==> flow/design.v <==
`timescale 1ns / 1ps
module FourBitCPU(rst, clk, opcode, address, myinput, myoutput, HLT, s_flag, z_flag, c_flag);
parameter n=4;
localparam DEPTH = 2**n;
input rst, clk;
input [3:0] opcode;
input [n-1:0] address;
input [7:0] myinput;
output reg [7:0] myoutput;
output reg HLT, s_flag, z_flag, c_flag;
reg [n-1:0] stackPoint;
reg [7:0] stackReg [0:DEPTH-1];
reg [7:0] mem [0:DEPTH-1];
reg [4:0] progCount;
integer i;
wire [n-1:0] addrNext = address + 1'b1;
wire [n-1:0] spDec    = stackPoint - 1'b1;
wire [7:0] memA   = mem[address];
wire [7:0] memA1  = mem[addrNext];
wire [7:0] mem0   = mem[0];
wire [7:0] stkTop = stackReg[stackPoint];
wire [8:0] sum    = {1'b0, memA} + {1'b0, myinput};
wire       borrow = (memA < myinput);
wire [7:0] andRes = memA & myinput;
wire [7:0] orRes  = memA | myinput;
wire [7:0] xorRes = memA ^ myinput;
always @(posedge clk)
begin
if (rst)
begin
  for (i=0; i<DEPTH; i=i+1)
    begin
      mem[i] <= i;
      stackReg[i] <= i;
    end
  c_flag <= 0;
  z_flag <= 0;
  s_flag <= 0;
  myoutput <= 0;
  HLT <= 0;
  progCount <= 0;
  stackPoint <= 4'b1110;
end
else if (progCount < 16 && !HLT)
begin
progCount <= progCount + 1;
case(opcode)
4'b0000:       
begin
  {c_flag, myoutput} <= sum;
  if (memA == 0) z_flag <= 1;
  s_flag <= 1'b0;
end
4'b0001:       
begin
  s_flag <= borrow;
  c_flag <= borrow;
  z_flag <= (memA == 0);
  myoutput <= memA;
end
4'b0010:       
begin
  mem[address] <= memA1;
  mem[addrNext] <= memA;
  myoutput <= memA1;
end
4'b0011:       
begin
  mem[address] <= mem0;
  if (mem0 == 0) z_flag <= 1;
  myoutput <= mem0;
end
4'b0100:       
begin
  myoutput <= memA >> 1;
end
4'b0101:       
begin
  mem[address] <= myinput;
  myoutput <= myinput;
  z_flag <= (myinput == 0);
end
4'b0110:       
begin
  myoutput <= memA;
  z_flag <= (memA == 0);
end
4'b0111:       
begin
  mem[address] <= andRes;
  myoutput <= andRes;
  if (andRes == 0) z_flag <= 1;
end
4'b1000:       
begin
  c_flag <= 0;
  z_flag <= 0;
  s_flag <= 0;
  myoutput <= memA;
end
4'b1001:       
begin
  mem[address] <= orRes;
  myoutput <= orRes;
  z_flag <= (orRes == 0);
  c_flag <= 1'b0;
  s_flag <= 1'b0;
end
4'b1010:       
begin
  mem[address] <= xorRes;
  myoutput <= xorRes;
  z_flag <= (xorRes == 0);
  c_flag <= 1'b0;
  s_flag <= 1'b0;
end
4'b1011:       
begin
  stackPoint <= spDec;
  stackReg[spDec] <= memA;
  myoutput <= memA;
end
4'b1100:       
begin
  mem[address] <= stkTop;
  stackPoint <= stackPoint + 1'b1;
  myoutput <= stkTop;
end
4'b1101:       
begin
  myoutput <= memA << 1;
  z_flag <= (memA == 0);
end
4'b1110:       
begin
  mem[address] <= ~memA;
  myoutput <= ~memA;
end
4'b1111:       
begin
  HLT <= 1'b1;
end
default: myoutput <= 0;
endcase
end
end
endmodule
Step by step through the tools: FourBitCPU

The steps from the RTL of FourBitCPU to its reports follow in flow order.
Lines are those of the file above, counted from 1.
Cell names lack the library's common part.
A cell with -- has no value.

Top: FourBitCPU
Clock port: clk
Library: sky130hd
Library corner: tt_025C_1v80

Word level

Counts by Yosys on the flattened word-level netlist (proc, flatten, opt, wreduce; memories kept). Print and check cells are left out. Cells with the same type and inputs are merged into one.
Yosys's memory passes give these memory sizes; they may raise the number of words (mostly to a power of two), join words into wider ones and drop unused or constant bits.

Magnitude comparators: 2
Bitwise operators: 11
Equal/unequal tests: 18
$add $sub $neg: 5
Reduce/logical cells: 33
Muxes and demuxes: 81

Operator list:

| cell                                                           | number |
| 8-bit 2-to-1 mux                                               | 37 |
| 15-bit OR reduction                                            | 9 |
| 8-bit case mux with 12-bit select                              | 1 |
| 8-bit zero test                                                | 6 |
| 4-bit equality test with constant B                            | 8 |
| 4-bit 2-to-1 mux                                               | 8 |
| 1-bit 2-to-1 mux                                               | 22 |
| 1-bit case mux with 2-bit select                               | 10 |
| 4-bit by 3-bit equality test with 1-bit output with constant B | 4 |
| 12-bit nonzero test                                            | 1 |
| 2-bit AND reduction                                            | 5 |
| 8-bit by 8-bit adder with 9-bit output                         | 1 |
| 4-bit by 1-bit adder with 4-bit output with constant B         | 2 |
| 4-bit by 2-bit equality test with 1-bit output with constant B | 2 |
| 4-bit OR reduction                                             | 2 |
| 8-bit < comparator                                             | 1 |
| 8-bit AND                                                      | 1 |
| 8-bit bitwise OR                                               | 1 |
| 8-bit XOR                                                      | 1 |
| 8-bit inverter                                                 | 1 |
| 8-bit nonzero test                                             | 1 |
| 4-bit case mux with 2-bit select                               | 1 |
| 1-bit case mux with 8-bit select                               | 1 |
| 1-bit bitwise OR                                               | 7 |
| 2-bit != test with constant B                                  | 3 |
| 3-bit OR reduction                                             | 2 |
| 5-bit by 1-bit adder with 5-bit output with constant B         | 1 |
| 5-bit < comparator with constant B                             | 1 |

Not listed: further kinds 9, cells in them 10.

Memories kept: 2
Register bits after elaboration: 21
Word-level cells: 159
Input bits: 18
Memory bits (writable): 256

Memory list:

| name     | words | bits a word | line | text |
| mem      | 16    | 8           | 13   | `reg [7:0] mem [0:DEPTH-1];` |
| stackReg | 16    | 8           | 12   | `reg [7:0] stackReg [0:DEPTH-1];` |

Depth

Depth = most cells in a row (Yosys ltp): at word level without a register or memory, in the mapped netlist without a sequential cell, where the memories' decode and read muxes count.

Depth in word-level cells: 12
ABC_AREA: 0
Depth in mapped cells: 19
Depth with buffers taken out: 15

Netlist

Source: synth_stat.txt of the flow (Yosys; design flattened, memories mapped). It holds for the ABC_AREA given above (unset counts as 0); a run with the other value may have another netlist.

Cells by type:

| type     | number | total area (um2) |
| edfxtp_1 | 256    | 7.69E+03 |
| mux4_2   | 100    | 2,252.16 |
| o22ai_1  | 117    | 731.952 |
| nor2_1   | 188    | 705.677 |
| dfxtp_1  | 25     | 500.48 |
| nand2_1  | 133    | 499.229 |
| ha_1     | 36     | 450.432 |
| a22oi_1  | 41     | 307.795 |
| a21oi_1  | 48     | 240.23 |
| clkbuf_1 | 62     | 232.723 |
| mux4_1   | 7      | 183.926 |
| nand3_1  | 33     | 165.158 |
| nand4_1  | 22     | 137.632 |
| inv_1    | 36     | 135.13 |
| nor3_1   | 27     | 135.13 |
| o21ai_0  | 27     | 135.13 |
| a221oi_1 | 13     | 113.859 |
| mux2i_1  | 11     | 110.106 |

Not listed: further types 53, cells in them 239.

Sequential area: 0.0081879 mm2
Mapped cells: 1,421
Flip-flop cells: 281
Cell area after synthesis: 0.0166184 mm2

Worst setup path after synthesis

OpenSTA on the mapped netlist: ideal clock, no wires. The path of least setup slack (recovery checks aside). Input and output delay are each 20% of the period. Register names are those of the netlist, which keeps one name where synthesis merged equal registers.

Kind: input to register
Start: input port address[1]
End: register myoutput[7]
Input delay: 1.600 ns
Clock period: 8.0 ns
Arrival time: 5.252 ns
Delay of the path: 3.774 ns
Data required time: 7.878 ns
Stages: 17
Slack: 2.626 ns
Library setup time: 0.122 ns
Launch time at the first pin: 1.600 ns
Buffers on the path: 4
Synthesis period reached: 5.374 ns

"delay of the path" is the arrival time less input delay plus setup time.
"stages" counts driving pins, that of a launching flip-flop among them; a cell with two outputs on the path counts twice.
"synthesis period reached" = period - worst setup slack (recovery checks aside). The figure is calculated, with input and output delays left at 20% of the set period.
Between the ends stands the longest chain of elaborated cells between them, by number of cells; it is not shown to be the way that was timed. Of several equally long chains one is given.
Each line given opens the expression or statement behind the cell; cells for indexed reads and writes are added by Yosys, which also makes memories of some case tables.
The chain passes a memory read, where the word-level depth is cut; so it can be longer than that depth.
At most two assigning lines are given for a register; there are more.

Path through: clkbuf_1 > clkbuf_1 > mux4_2 > a22o_1 > a221oi_2 > clkbuf_1 > clkbuf_1 > inv_1 > ha_1 > nor2b_1 > o21ai_0 > a21oi_1 > o21a_1 > o211ai_1 > a21oi_1 > o21a_1 > o311a_1
Length of the longest elaborated chain: 3
Elaborated cells between the ends (all ways): 8
Classes of those cells: 2 x add/sub; 1 x mux; 4 x logic; 1 x memory

RTL lines, path post-synthesis:

| element                                | line | text |
| start: declaration                     | 7    | `input [n-1:0] address;` |
| memory read 16 x 8 bit                 | 13   | `reg [7:0] mem [0:DEPTH-1];` |
| 8-bit by 8-bit adder with 9-bit output | 22   | `wire [8:0] sum    = {1'b0, memA} + {1'b0, myinput};` |
| 8-bit case mux with 12-bit select      | 47   | `case(opcode)` |
| end: assignment                        | 59   | `myoutput <= memA;` |
| end: assignment                        | 65   | `myoutput <= memA1;` |
| end: declaration                       | 9    | `output reg [7:0] myoutput;` |

Some nets on the timed path still bear RTL names; the line given drives or declares the net.

Nets with RTL names, path post-synthesis:

| signal  | line | text |
| memA[1] | 18   | `wire [7:0] memA   = mem[address];` |

Path in the finished layout

From the final timing report of job 1: the path of least setup slack in the routed layout; clock arrival at registers is part of the times.

Kind: input to register
Start: input port address[0]
End: memory mem[15][6]
Buffers on the path: 3
Library setup time: 0.28 ns
Launch time at the first pin: 1.08 ns
Stages: 14
Arrival time: 5.12 ns
Input delay: 1.08 ns
Data required time: 5.74 ns
Slack: 0.62 ns
Clock period: 5.4 ns

Path through: buf_4 > buf_4 > mux4_2 > a221oi_4 > inv_1 > ha_1 > nor3_1 > o21ai_0 > a21oi_1 > a21oi_1 > a211oi_1 > o21a_1 > buf_4 > o22ai_1
Elaborated cells between the ends (all ways): 34
Classes of those cells: 1 x add/sub; 28 x mux; 4 x logic; 1 x memory

RTL lines, path post-layout:

| element            | line | text |
| start: declaration | 7    | `input [n-1:0] address;` |
| end: declaration   | 13   | `reg [7:0] mem [0:DEPTH-1];` |

Chain of elaborated cells between the ends: none given.
Some nets on the timed path still bear RTL names; the line given drives or declares the net.

Nets with RTL names, path post-layout:

| signal  | line | text |
| memA[6] | 18   | `wire [7:0] memA   = mem[address];` |

--- measured runs ---
Top module FourBitCPU; platform sky130hd; tools Yosys and OpenROAD; 3 stored runs in no particular order. Input and output delays are each 20% of the period that was set; the output load is 0.01 pF.
"reached clock period" means the clock period less the worst setup slack. The figure is calculated, with input and output delays left at 20% of the set period.
"power consumption": no workload was simulated; the value follows from the tool's default switching activity.

## Job 1

==> flow/run.sh <==
#!/bin/bash
# the make line also repeats the synthesis and layout settings of config.mk as NAME=value (left out here)
make -C /OpenROAD-flow-scripts/flow DESIGN_CONFIG=/design/flow/config.mk WORK_HOME=/design/flow/orfs CLKGATE_MAP_FILE= finish
==> flow/config.mk <==
export PLATFORM = sky130hd
export DESIGN_NAME = FourBitCPU
export DESIGN_NICKNAME = FourBitCPU
export VERILOG_FILES = /design/flow/design.v
export SDC_FILE = /design/flow/constraint.sdc
export NUM_CORES = 4
export LEC_CHECK = 0
export CAP_MARGIN = 15
export CELL_PAD_IN_SITES_GLOBAL_PLACEMENT = 3
export CORE_ASPECT_RATIO = 0.62
export CORE_MARGIN = 2
export CORE_UTILIZATION = 28
export CTS_CLUSTER_SIZE = 25
export GPL_ROUTABILITY_DRIVEN = 1
export GPL_TIMING_DRIVEN = 1
export MIN_ROUTING_LAYER = met2
export PLACE_DENSITY_LB_ADDON = 0.05
export SLEW_MARGIN = 25
export TNS_END_PERCENT = 100
==> flow/constraint.sdc <==
create_clock -name core_clock -period 5.4 [get_ports {clk}]
set_input_delay 1.0800 -clock core_clock [delete_from_list [all_inputs] [get_ports {clk}]]
set_output_delay 1.0800 -clock core_clock [all_outputs]
set_load 0.01 [all_outputs]

| result of job 1 | value |
|---|---|
| post-synthesis cell area | 0.0166184 mm2 |
| die outline area | 0.0613716 mm2 |
| standard-cell area after routing | 0.0192222 mm2 |
| setup slack of the worst path | 0.619 ns |
| power consumption | 6.103 mW |
| reached clock period | 4.781 ns |

## Job 2

==> flow/run.sh <==
#!/bin/bash
# the make line also repeats the synthesis and layout settings of config.mk as NAME=value (left out here)
make -C /OpenROAD-flow-scripts/flow DESIGN_CONFIG=/design/flow/config.mk WORK_HOME=/design/flow/orfs CLKGATE_MAP_FILE= finish
==> flow/config.mk <==
export PLATFORM = sky130hd
export DESIGN_NAME = FourBitCPU
export DESIGN_NICKNAME = FourBitCPU
export VERILOG_FILES = /design/flow/design.v
export SDC_FILE = /design/flow/constraint.sdc
export NUM_CORES = 4
export LEC_CHECK = 0
export CAP_MARGIN = 20
export CORE_ASPECT_RATIO = 1.48
export CORE_MARGIN = 2
export CORE_UTILIZATION = 40
export CTS_CLUSTER_DIAMETER = 365
export SETUP_SLACK_MARGIN = 1.9
export SLEW_MARGIN = 20
==> flow/constraint.sdc <==
create_clock -name core_clock -period 8.0 [get_ports {clk}]
set_input_delay 1.6000 -clock core_clock [delete_from_list [all_inputs] [get_ports {clk}]]
set_output_delay 1.6000 -clock core_clock [all_outputs]
set_load 0.01 [all_outputs]

| result of job 2 | value |
|---|---|
| post-synthesis cell area | 0.0166184 mm2 |
| die outline area | 0.0432242 mm2 |
| standard-cell area after routing | 0.0182412 mm2 |
| setup slack of the worst path | 2.161 ns |
| power consumption | 3.712 mW |
| reached clock period | 5.839 ns |

## Job 3

==> flow/run.sh <==
#!/bin/bash
# the make line also repeats the synthesis and layout settings of config.mk as NAME=value (left out here)
make -C /OpenROAD-flow-scripts/flow DESIGN_CONFIG=/design/flow/config.mk WORK_HOME=/design/flow/orfs CLKGATE_MAP_FILE= finish
==> flow/config.mk <==
export PLATFORM = sky130hd
export DESIGN_NAME = FourBitCPU
export DESIGN_NICKNAME = FourBitCPU
export VERILOG_FILES = /design/flow/design.v
export SDC_FILE = /design/flow/constraint.sdc
export NUM_CORES = 4
export LEC_CHECK = 0
export CAP_MARGIN = 5
export CORE_MARGIN = 9
export CORE_UTILIZATION = 17
export CTS_CLUSTER_DIAMETER = 287
export GPL_ROUTABILITY_DRIVEN = 1
export PLACE_DENSITY_LB_ADDON = 0.02
export SETUP_SLACK_MARGIN = -0.1
export SLEW_MARGIN = 20
==> flow/constraint.sdc <==
create_clock -name core_clock -period 3.67 [get_ports {clk}]
set_input_delay 0.7340 -clock core_clock [delete_from_list [all_inputs] [get_ports {clk}]]
set_output_delay 0.7340 -clock core_clock [all_outputs]
set_load 0.01 [all_outputs]

| result of job 3 | value |
|---|---|
| post-synthesis cell area | 0.0166184 mm2 |
| die outline area | 0.109336 mm2 |
| standard-cell area after routing | 0.0226355 mm2 |
| setup slack of the worst path | 0.022 ns |
| power consumption | 10.244 mW |
| reached clock period | 3.648 ns |
--- end ---
